==> flow/design.v <==
module ALU (
    input Clk,
    input Reset,
    input [7:0] operand_A, operand_B,
    input [3:0] Sel,
    output [7:0] Out,
    output [3:0] Flag);
    reg [7:0] Result;
    reg [3:0] FlagCpy;
    reg [7:0] nResult;
    reg [3:0] nFlag;
    reg [8:0] extendResult;
    reg [15:0] extendResult1;
    assign Out = Result;
    assign Flag = FlagCpy;
    always @(*)
    begin
        nResult = Result;
        nFlag = FlagCpy;
        extendResult = 9'd0;
        extendResult1 = 16'd0;
        case(Sel)
            4'h0:
                begin
                    extendResult = operand_A + operand_B;
                    if(extendResult >> 8 == 1)
                        nFlag = nFlag | 4'b0010;
                    else
                        nResult = extendResult[7:0];
                end
            4'h1:
                begin
                    if(operand_A < operand_B)
                        nFlag = nFlag | 4'b1000;
                    else
                        nResult = operand_A - operand_B;
                end
            4'h2:
                begin
                    extendResult1 = operand_A * operand_B;
                    if(extendResult1 >> 8 != 0)
                        nFlag = nFlag | 4'b0100;
                    else
                        nResult = operand_A * operand_B;
                    if(nResult == 0)
                        nFlag = nFlag | 4'b0001;
                end
            4'h3:
                begin
                    if(operand_A < operand_B)
                        nFlag = nFlag | 4'b1000;
                    else if(operand_B == 0)
                        nResult = 8'hFF;
                    else
                        nResult = operand_A / operand_B;
                    if(nResult == 0)
                        nFlag = nFlag | 4'b0001;
                end
            4'h4:
                begin
                extendResult1 = operand_A << operand_B;
                if(operand_B > 8 || (operand_A==1&&operand_B==8))
                    nFlag = nFlag | 4'b0010;
                else
                    begin
                    extendResult1 = operand_A << operand_B;
                    if(extendResult1 << 8 != 0)
                        nFlag = nFlag | 4'b0010;
                    else
                        nResult = operand_A << operand_B;
                    end
                if(nResult == 0)
                    nFlag = nFlag | 4'b0001;
                end
            4'h5:
                begin
                nResult = operand_A >> operand_B;
                if(nResult == 0)
                    nFlag = nFlag | 4'b0001;
                if(operand_B > 8 || (operand_B == 8 && operand_A==1) || (operand_B==7&&(operand_A == 2 || operand_A==3)) || operand_B==6&&(operand_A<=7&&operand_A>=4) || operand_B==5&&(operand_A<=15&&operand_A>=8) || operand_B==4&&(operand_A<=31&&operand_A>=16))
                    nFlag = nFlag | 4'b1000;
                end
            4'h6:
                begin
                nResult = operand_A & operand_B;
                if(nResult == 0)
                    nFlag = nFlag | 1;
                end
            4'h7:
                begin
                nResult = operand_A | operand_B;
                if(nResult == 0)
                    nFlag = nFlag | 1;
                end
            4'h8:
                begin
                nResult = operand_A ^ operand_B;
                if(nResult == 0)
                    nFlag = nFlag | 1;
                end
            4'h9:
                begin
                nResult = ~(operand_A ^ operand_B);
                if(nResult == 0)
                    nFlag = nFlag | 1;
                end
            4'hA:
                begin
                nResult = ~(operand_A & operand_B);
                if(nResult == 0)
                    nFlag = nFlag | 1;
                end
            4'hB:
                begin
                nResult = ~(operand_A | operand_B);
                if(nResult == 0)
                    nFlag = nFlag | 1;
                end
            default:
                nResult = 8'h00;
        endcase
    end
    always @(posedge Clk, posedge Reset)
    begin
        if(Reset) begin
            Result <= 8'h00;
            FlagCpy <= 4'b0000;
        end else begin
            Result <= nResult;
            FlagCpy <= nFlag;
        end
    end
endmodule
### From RTL to reports: ALU

What the tools print for ALU, step after step.
Lines are those of the file above, counted from 1.
Operators: Yosys type, input widths -> output width; for muxes data width and select width s.
Library cell names are shortened.
The mark - stands for no value.

| inputs | value |
|---|---|
| top | ALU |
| clock input | Clk |
| library | sky130hd |
| corner | tt_025C_1v80 |

### After elaboration

Yosys after proc, flatten, opt, wreduce and memory -nomap, before mapping. Memory bits, and registers merged into a memory's read port (data or address), are not among the register bits. Print and check cells are not counted.

| bit counts | value |
|---|---|
| register bits | 12 |
| bits in latches | 0 |
| memory bits (writable) | 0 |
| ROM bits | 0 |
| word width x clocked read ports | 0 |
| memories | 0 |
| output and inout port bits | 12 |
| cells after elaboration | 129 |

| cells by class | value |
|---|---|
| $add $sub $neg | 2 |
| $mul | 2 |
| div/mod/pow operators | 1 |
| order comparisons | 8 |
| equality and inequality tests | 31 |
| shift operators | 3 |
| multiplexer cells | 28 |
| bitwise operators | 13 |
| reductions and logical operators | 36 |

Operators by type and width:

| cell | count |
|---|---|
| $mul 8x8->16 | 1 |
| $pmux 8 s12 | 1 |
| $logic_not 8->1 | 11 |
| $mux 8 | 10 |
| $reduce_bool 32->1 | 2 |
| $div 8x8->8 | 1 |
| $mul 8x8->8 | 1 |
| $pmux 4 s12 | 1 |
| $eq 8x3->1 const B | 4 |
| $ne 2x2->1 const B | 12 |
| $not 8->8 | 3 |
| $eq 4x3->1 const B | 4 |
| $eq 4x4->1 const B | 4 |
| $eq 8x2->1 const B | 2 |
| $shl 8x8->16 | 1 |
| $reduce_and 8->1 | 2 |
| $reduce_bool 11->1 | 1 |
| $reduce_and 10->1 | 1 |
| $mux 1 | 10 |
| $add 8x8->9 | 1 |
| $reduce_and 9->1 | 1 |
| $logic_and 1x1->1 | 8 |
| $eq 4x2->1 const B | 2 |
| $eq 8x1->1 const B | 1 |
| $ge 8x3->1 const B | 1 |
| $le 8x3->1 const B | 1 |
| $ge 8x4->1 const B | 1 |
| $gt 8x4->1 const B | 1 |

Other operator kinds: 21; their cells: 35.

### Logic depth

Depth = most cells in a row (Yosys ltp): at word level without a register or memory, in the mapped netlist without a sequential cell, where the memories' decode and read muxes count.

| logic depth | value |
|---|---|
| depth after elaboration | 9 |
| ABC_AREA | 0 |
| mapped depth | 55 |
| depth with buffers taken out | 51 |

### Mapped cells and area

Yosys stat after the flow's synthesis: flattened, memories mapped to cells. It holds for the ABC_AREA given above (unset counts as 0); a run with the other value may have another netlist.

Cell types:

| cell type | count |
|---|---|
| ha_1 | 100 |
| fa_1 | 38 |
| nor2_1 | 115 |
| inv_1 | 81 |
| dfrtp_1 | 12 |
| a21oi_1 | 53 |
| nand2_1 | 56 |
| nor3_1 | 36 |
| o21ai_0 | 35 |
| mux2i_1 | 17 |
| xnor2_1 | 16 |
| mux2_2 | 12 |
| clkbuf_1 | 34 |
| o21a_1 | 15 |
| nand2b_1 | 16 |
| a221o_1 | 9 |
| xor2_1 | 10 |
| a2111oi_4 | 3 |

Not listed: further types 69, cells in them 223.

| synthesis totals | value |
|---|---|
| mapped cells | 881 |
| chip area (Yosys) | 6585.1 µm² |
| area of sequential cells | 300.3 µm² |
| flip-flops | 12 |
| buffer cells | 45 |

### Path before layout

Source: OpenSTA report_checks on the synthesized netlist (no wires, ideal clock, input and output delay 20% of the period each), path of least setup slack; recovery checks are left aside. Register names are those of the netlist, which keeps one name where synthesis merged equal registers.

| path after synthesis | value |
|---|---|
| path type | in2reg |
| from | input operand_B[0] |
| to | register Result[0] |
| clock period | 13500 ps |
| time at the first pin | 2700 ps |
| arrival | 14030 ps |
| path slack | -656 ps |
| delay of the path | 11456 ps |
| stages on the path | 51 |
| period reached after synthesis | 14156 ps |

"delay of the path" is the arrival time less input delay plus setup time.
"stages on the path" counts driving pins, that of a launching flip-flop among them; a cell with two outputs on the path counts twice.
"period reached after synthesis" = period - worst setup slack (recovery checks aside). The figure is calculated, with input and output delays left at 20% of the set period.

| on the way, after synthesis | value |
|---|---|
| cells stage by stage | buf_6 clkbuf_1 buf_2 inv_1 ha_1 and4_1 nor2_1 ha_1 or4b_4 a2111oi_4 a221oi_2 ha_1 o21a_1 o21a_1 mux2i_1 ha_1 o21a_1 o21a_1 (+15 left out) nor3_1 a21o_1 ha_1 nor3_1 a211oi_1 and4_1 a2111oi_0 or2_2 clkbuf_1 mux2_2 ha_1 a21oi_1 nand3_1 o21ai_0 a21oi_1 a221oi_1 nor2_1 a221o_1 |
| elaborated cells between the ends (all ways) | 36 |
| those cells by class | 2 x add/sub; 2 x mul; 1 x div; 2 x compare; 3 x eq/ne; 3 x shift; 11 x mux; 6 x logic; 6 x reduce/logical |

Ends and longest elaborated chain, after synthesis:

| item | line | RTL |
|---|---|---|
| start: declaration | 4 | `input [7:0] operand_A, operand_B,` |
| end: assignment | 126 | `Result <= 8'h00;` |
| end: assignment | 129 | `Result <= nResult;` |
| end: declaration | 8 | `reg [7:0] Result;` |

No chain of elaborated cells between the ends is given.

### Path in the finished layout

Path of least setup slack in the final report of run 1 (OpenROAD, finished layout, wires in). Where an end is a register, its clock arrival counts in the times.
The path's times are printed in steps of 10 ps; the period is the one set.

| path after layout | value |
|---|---|
| path type | in2reg |
| from | input operand_B[0] |
| to | register Result[0] |
| clock period | 17000 ps |
| time at the first pin | 3400 ps |
| arrival | 17060 ps |
| path slack | 60 ps |
| stages on the path | 50 |

| on the way, after layout | value |
|---|---|
| cells stage by stage | clkbuf_2 buf_6 buf_2 inv_1 ha_1 and4_1 nor2_1 ha_1 or4b_4 a2111oi_4 a221oi_2 ha_1 o21a_1 o21a_1 mux2i_1 ha_1 o21a_1 o21a_1 (+14 left out) o21ai_1 o21ai_0 ha_1 o21ai_0 a211oi_1 and4_1 a2111oi_1 or2_2 clkbuf_1 mux2_2 ha_1 a21oi_1 nand3_1 o21ai_1 a21oi_1 a221oi_1 nor2_1 a221o_1 |
| elaborated cells between the ends (all ways) | 36 |
| those cells by class | 2 x add/sub; 2 x mul; 1 x div; 2 x compare; 3 x eq/ne; 3 x shift; 11 x mux; 6 x logic; 6 x reduce/logical |

Ends and longest elaborated chain, after layout:

| item | line | RTL |
|---|---|---|
| start: declaration | 4 | `input [7:0] operand_A, operand_B,` |
| end: assignment | 126 | `Result <= 8'h00;` |
| end: assignment | 129 | `Result <= nResult;` |
| end: declaration | 8 | `reg [7:0] Result;` |

No chain of elaborated cells between the ends is given.

==> runs of ALU <==
Module ALU, platform sky130hd: 3 stored runs of the flow (Yosys, OpenROAD) with differing settings, in no particular order. Input and output delays are each 20% of the period that was set; the output load is 0.01 pF.
"period achieved": clock period set for the run, less the worst setup slack. It is reckoned from that one timing run; input and output delays stay at 20% of the period that was set.
By "time on the worst setup path" is meant the share of the clock period that the worst setup path is allowed (20% is reserved at inputs, 20% at outputs), minus its slack. Clock arrival times at its registers enter into it.
"total power of the final layout" rests on the timing tool's default activity at the inputs, not on a simulated workload.
"time on the worst setup path" is given in steps of 10 ps.

## Run 1

==> flow/run.sh <==
#!/bin/bash
# the make line also repeats the synthesis and layout settings of config.mk as NAME=value (left out here)
make -C /OpenROAD-flow-scripts/flow DESIGN_CONFIG=/design/flow/config.mk WORK_HOME=/design/flow/orfs CLKGATE_MAP_FILE= finish
==> flow/config.mk <==
export PLATFORM = sky130hd
export DESIGN_NAME = ALU
export DESIGN_NICKNAME = ALU
export VERILOG_FILES = /design/flow/design.v
export SDC_FILE = /design/flow/constraint.sdc
export NUM_CORES = 4
export LEC_CHECK = 0
export CAP_MARGIN = 10
export CELL_PAD_IN_SITES_GLOBAL_PLACEMENT = 2
export CORE_MARGIN = 2
export CORE_UTILIZATION = 30
export CTS_CLUSTER_SIZE = 82
export GPL_ROUTABILITY_DRIVEN = 0
export GPL_TIMING_DRIVEN = 0
export MAX_ROUTING_LAYER = met5
export PLACE_DENSITY = 0.65
export SETUP_SLACK_MARGIN = -0.9
export SLEW_MARGIN = 20
export TNS_END_PERCENT = 20
==> flow/constraint.sdc <==
create_clock -name core_clock -period 17.0 [get_ports {Clk}]
set_input_delay 3.4000 -clock core_clock [delete_from_list [all_inputs] [get_ports {Clk}]]
set_output_delay 3.4000 -clock core_clock [all_outputs]
set_load 0.01 [all_outputs]

| result of run 1 | value |
|---|---|
| period achieved | 16935 ps |
| utilization after routing | 33.9 % |
| time on the worst setup path | 13540 ps |
| critical path type | in2reg |
| standard-cell area after layout | 7357.1 µm² |
| worst-case hold slack | 477 ps |
| chip area in the Yosys report | 6585.1 µm² |
| worst setup slack after layout | 65 ps |
| total power of the final layout | 0.000504 W |
| post-route setup TNS | 0 ps |
| full die area | 23151.1 µm² |

## Run 2

==> flow/run.sh <==
#!/bin/bash
# the make line also repeats the synthesis and layout settings of config.mk as NAME=value (left out here)
make -C /OpenROAD-flow-scripts/flow DESIGN_CONFIG=/design/flow/config.mk WORK_HOME=/design/flow/orfs CLKGATE_MAP_FILE= finish
==> flow/config.mk <==
export PLATFORM = sky130hd
export DESIGN_NAME = ALU
export DESIGN_NICKNAME = ALU
export VERILOG_FILES = /design/flow/design.v
export SDC_FILE = /design/flow/constraint.sdc
export NUM_CORES = 4
export LEC_CHECK = 0
export CAP_MARGIN = 20
export CORE_MARGIN = 2
export CORE_UTILIZATION = 40
export SLEW_MARGIN = 20
==> flow/constraint.sdc <==
create_clock -name core_clock -period 13.5 [get_ports {Clk}]
set_input_delay 2.7000 -clock core_clock [delete_from_list [all_inputs] [get_ports {Clk}]]
set_output_delay 2.7000 -clock core_clock [all_outputs]
set_load 0.01 [all_outputs]

| result of run 2 | value |
|---|---|
| period achieved | 12879 ps |
| utilization after routing | 47.1 % |
| time on the worst setup path | 10180 ps |
| critical path type | in2reg |
| standard-cell area after layout | 7529.7 µm² |
| worst-case hold slack | 466 ps |
| chip area in the Yosys report | 6585.1 µm² |
| worst setup slack after layout | 621 ps |
| total power of the final layout | 0.000635 W |
| post-route setup TNS | 0 ps |
| full die area | 17504.6 µm² |

## Run 3

==> flow/run.sh <==
#!/bin/bash
# the make line also repeats the synthesis and layout settings of config.mk as NAME=value (left out here)
make -C /OpenROAD-flow-scripts/flow DESIGN_CONFIG=/design/flow/config.mk WORK_HOME=/design/flow/orfs CLKGATE_MAP_FILE= finish
==> flow/config.mk <==
export PLATFORM = sky130hd
export DESIGN_NAME = ALU
export DESIGN_NICKNAME = ALU
export VERILOG_FILES = /design/flow/design.v
export SDC_FILE = /design/flow/constraint.sdc
export NUM_CORES = 4
export LEC_CHECK = 0
export ABC_AREA = 0
export CAP_MARGIN = 20
export CELL_PAD_IN_SITES_GLOBAL_PLACEMENT = 3
export CORE_ASPECT_RATIO = 1.54
export CORE_MARGIN = 2
export CORE_UTILIZATION = 16
export CTS_CLUSTER_DIAMETER = 109
export SLEW_MARGIN = 20
==> flow/constraint.sdc <==
create_clock -name core_clock -period 20.4 [get_ports {Clk}]
set_input_delay 4.0800 -clock core_clock [delete_from_list [all_inputs] [get_ports {Clk}]]
set_output_delay 4.0800 -clock core_clock [all_outputs]
set_load 0.01 [all_outputs]

| result of run 3 | value |
|---|---|
| period achieved | 16768 ps |
| utilization after routing | 18.7 % |
| time on the worst setup path | 12690 ps |
| critical path type | in2reg |
| standard-cell area after layout | 7619.8 µm² |
| worst-case hold slack | 460 ps |
| chip area in the Yosys report | 6585.1 µm² |
| worst setup slack after layout | 3632 ps |
| total power of the final layout | 0.0004293 W |
| post-route setup TNS | 0 ps |
| full die area | 42833.8 µm² |
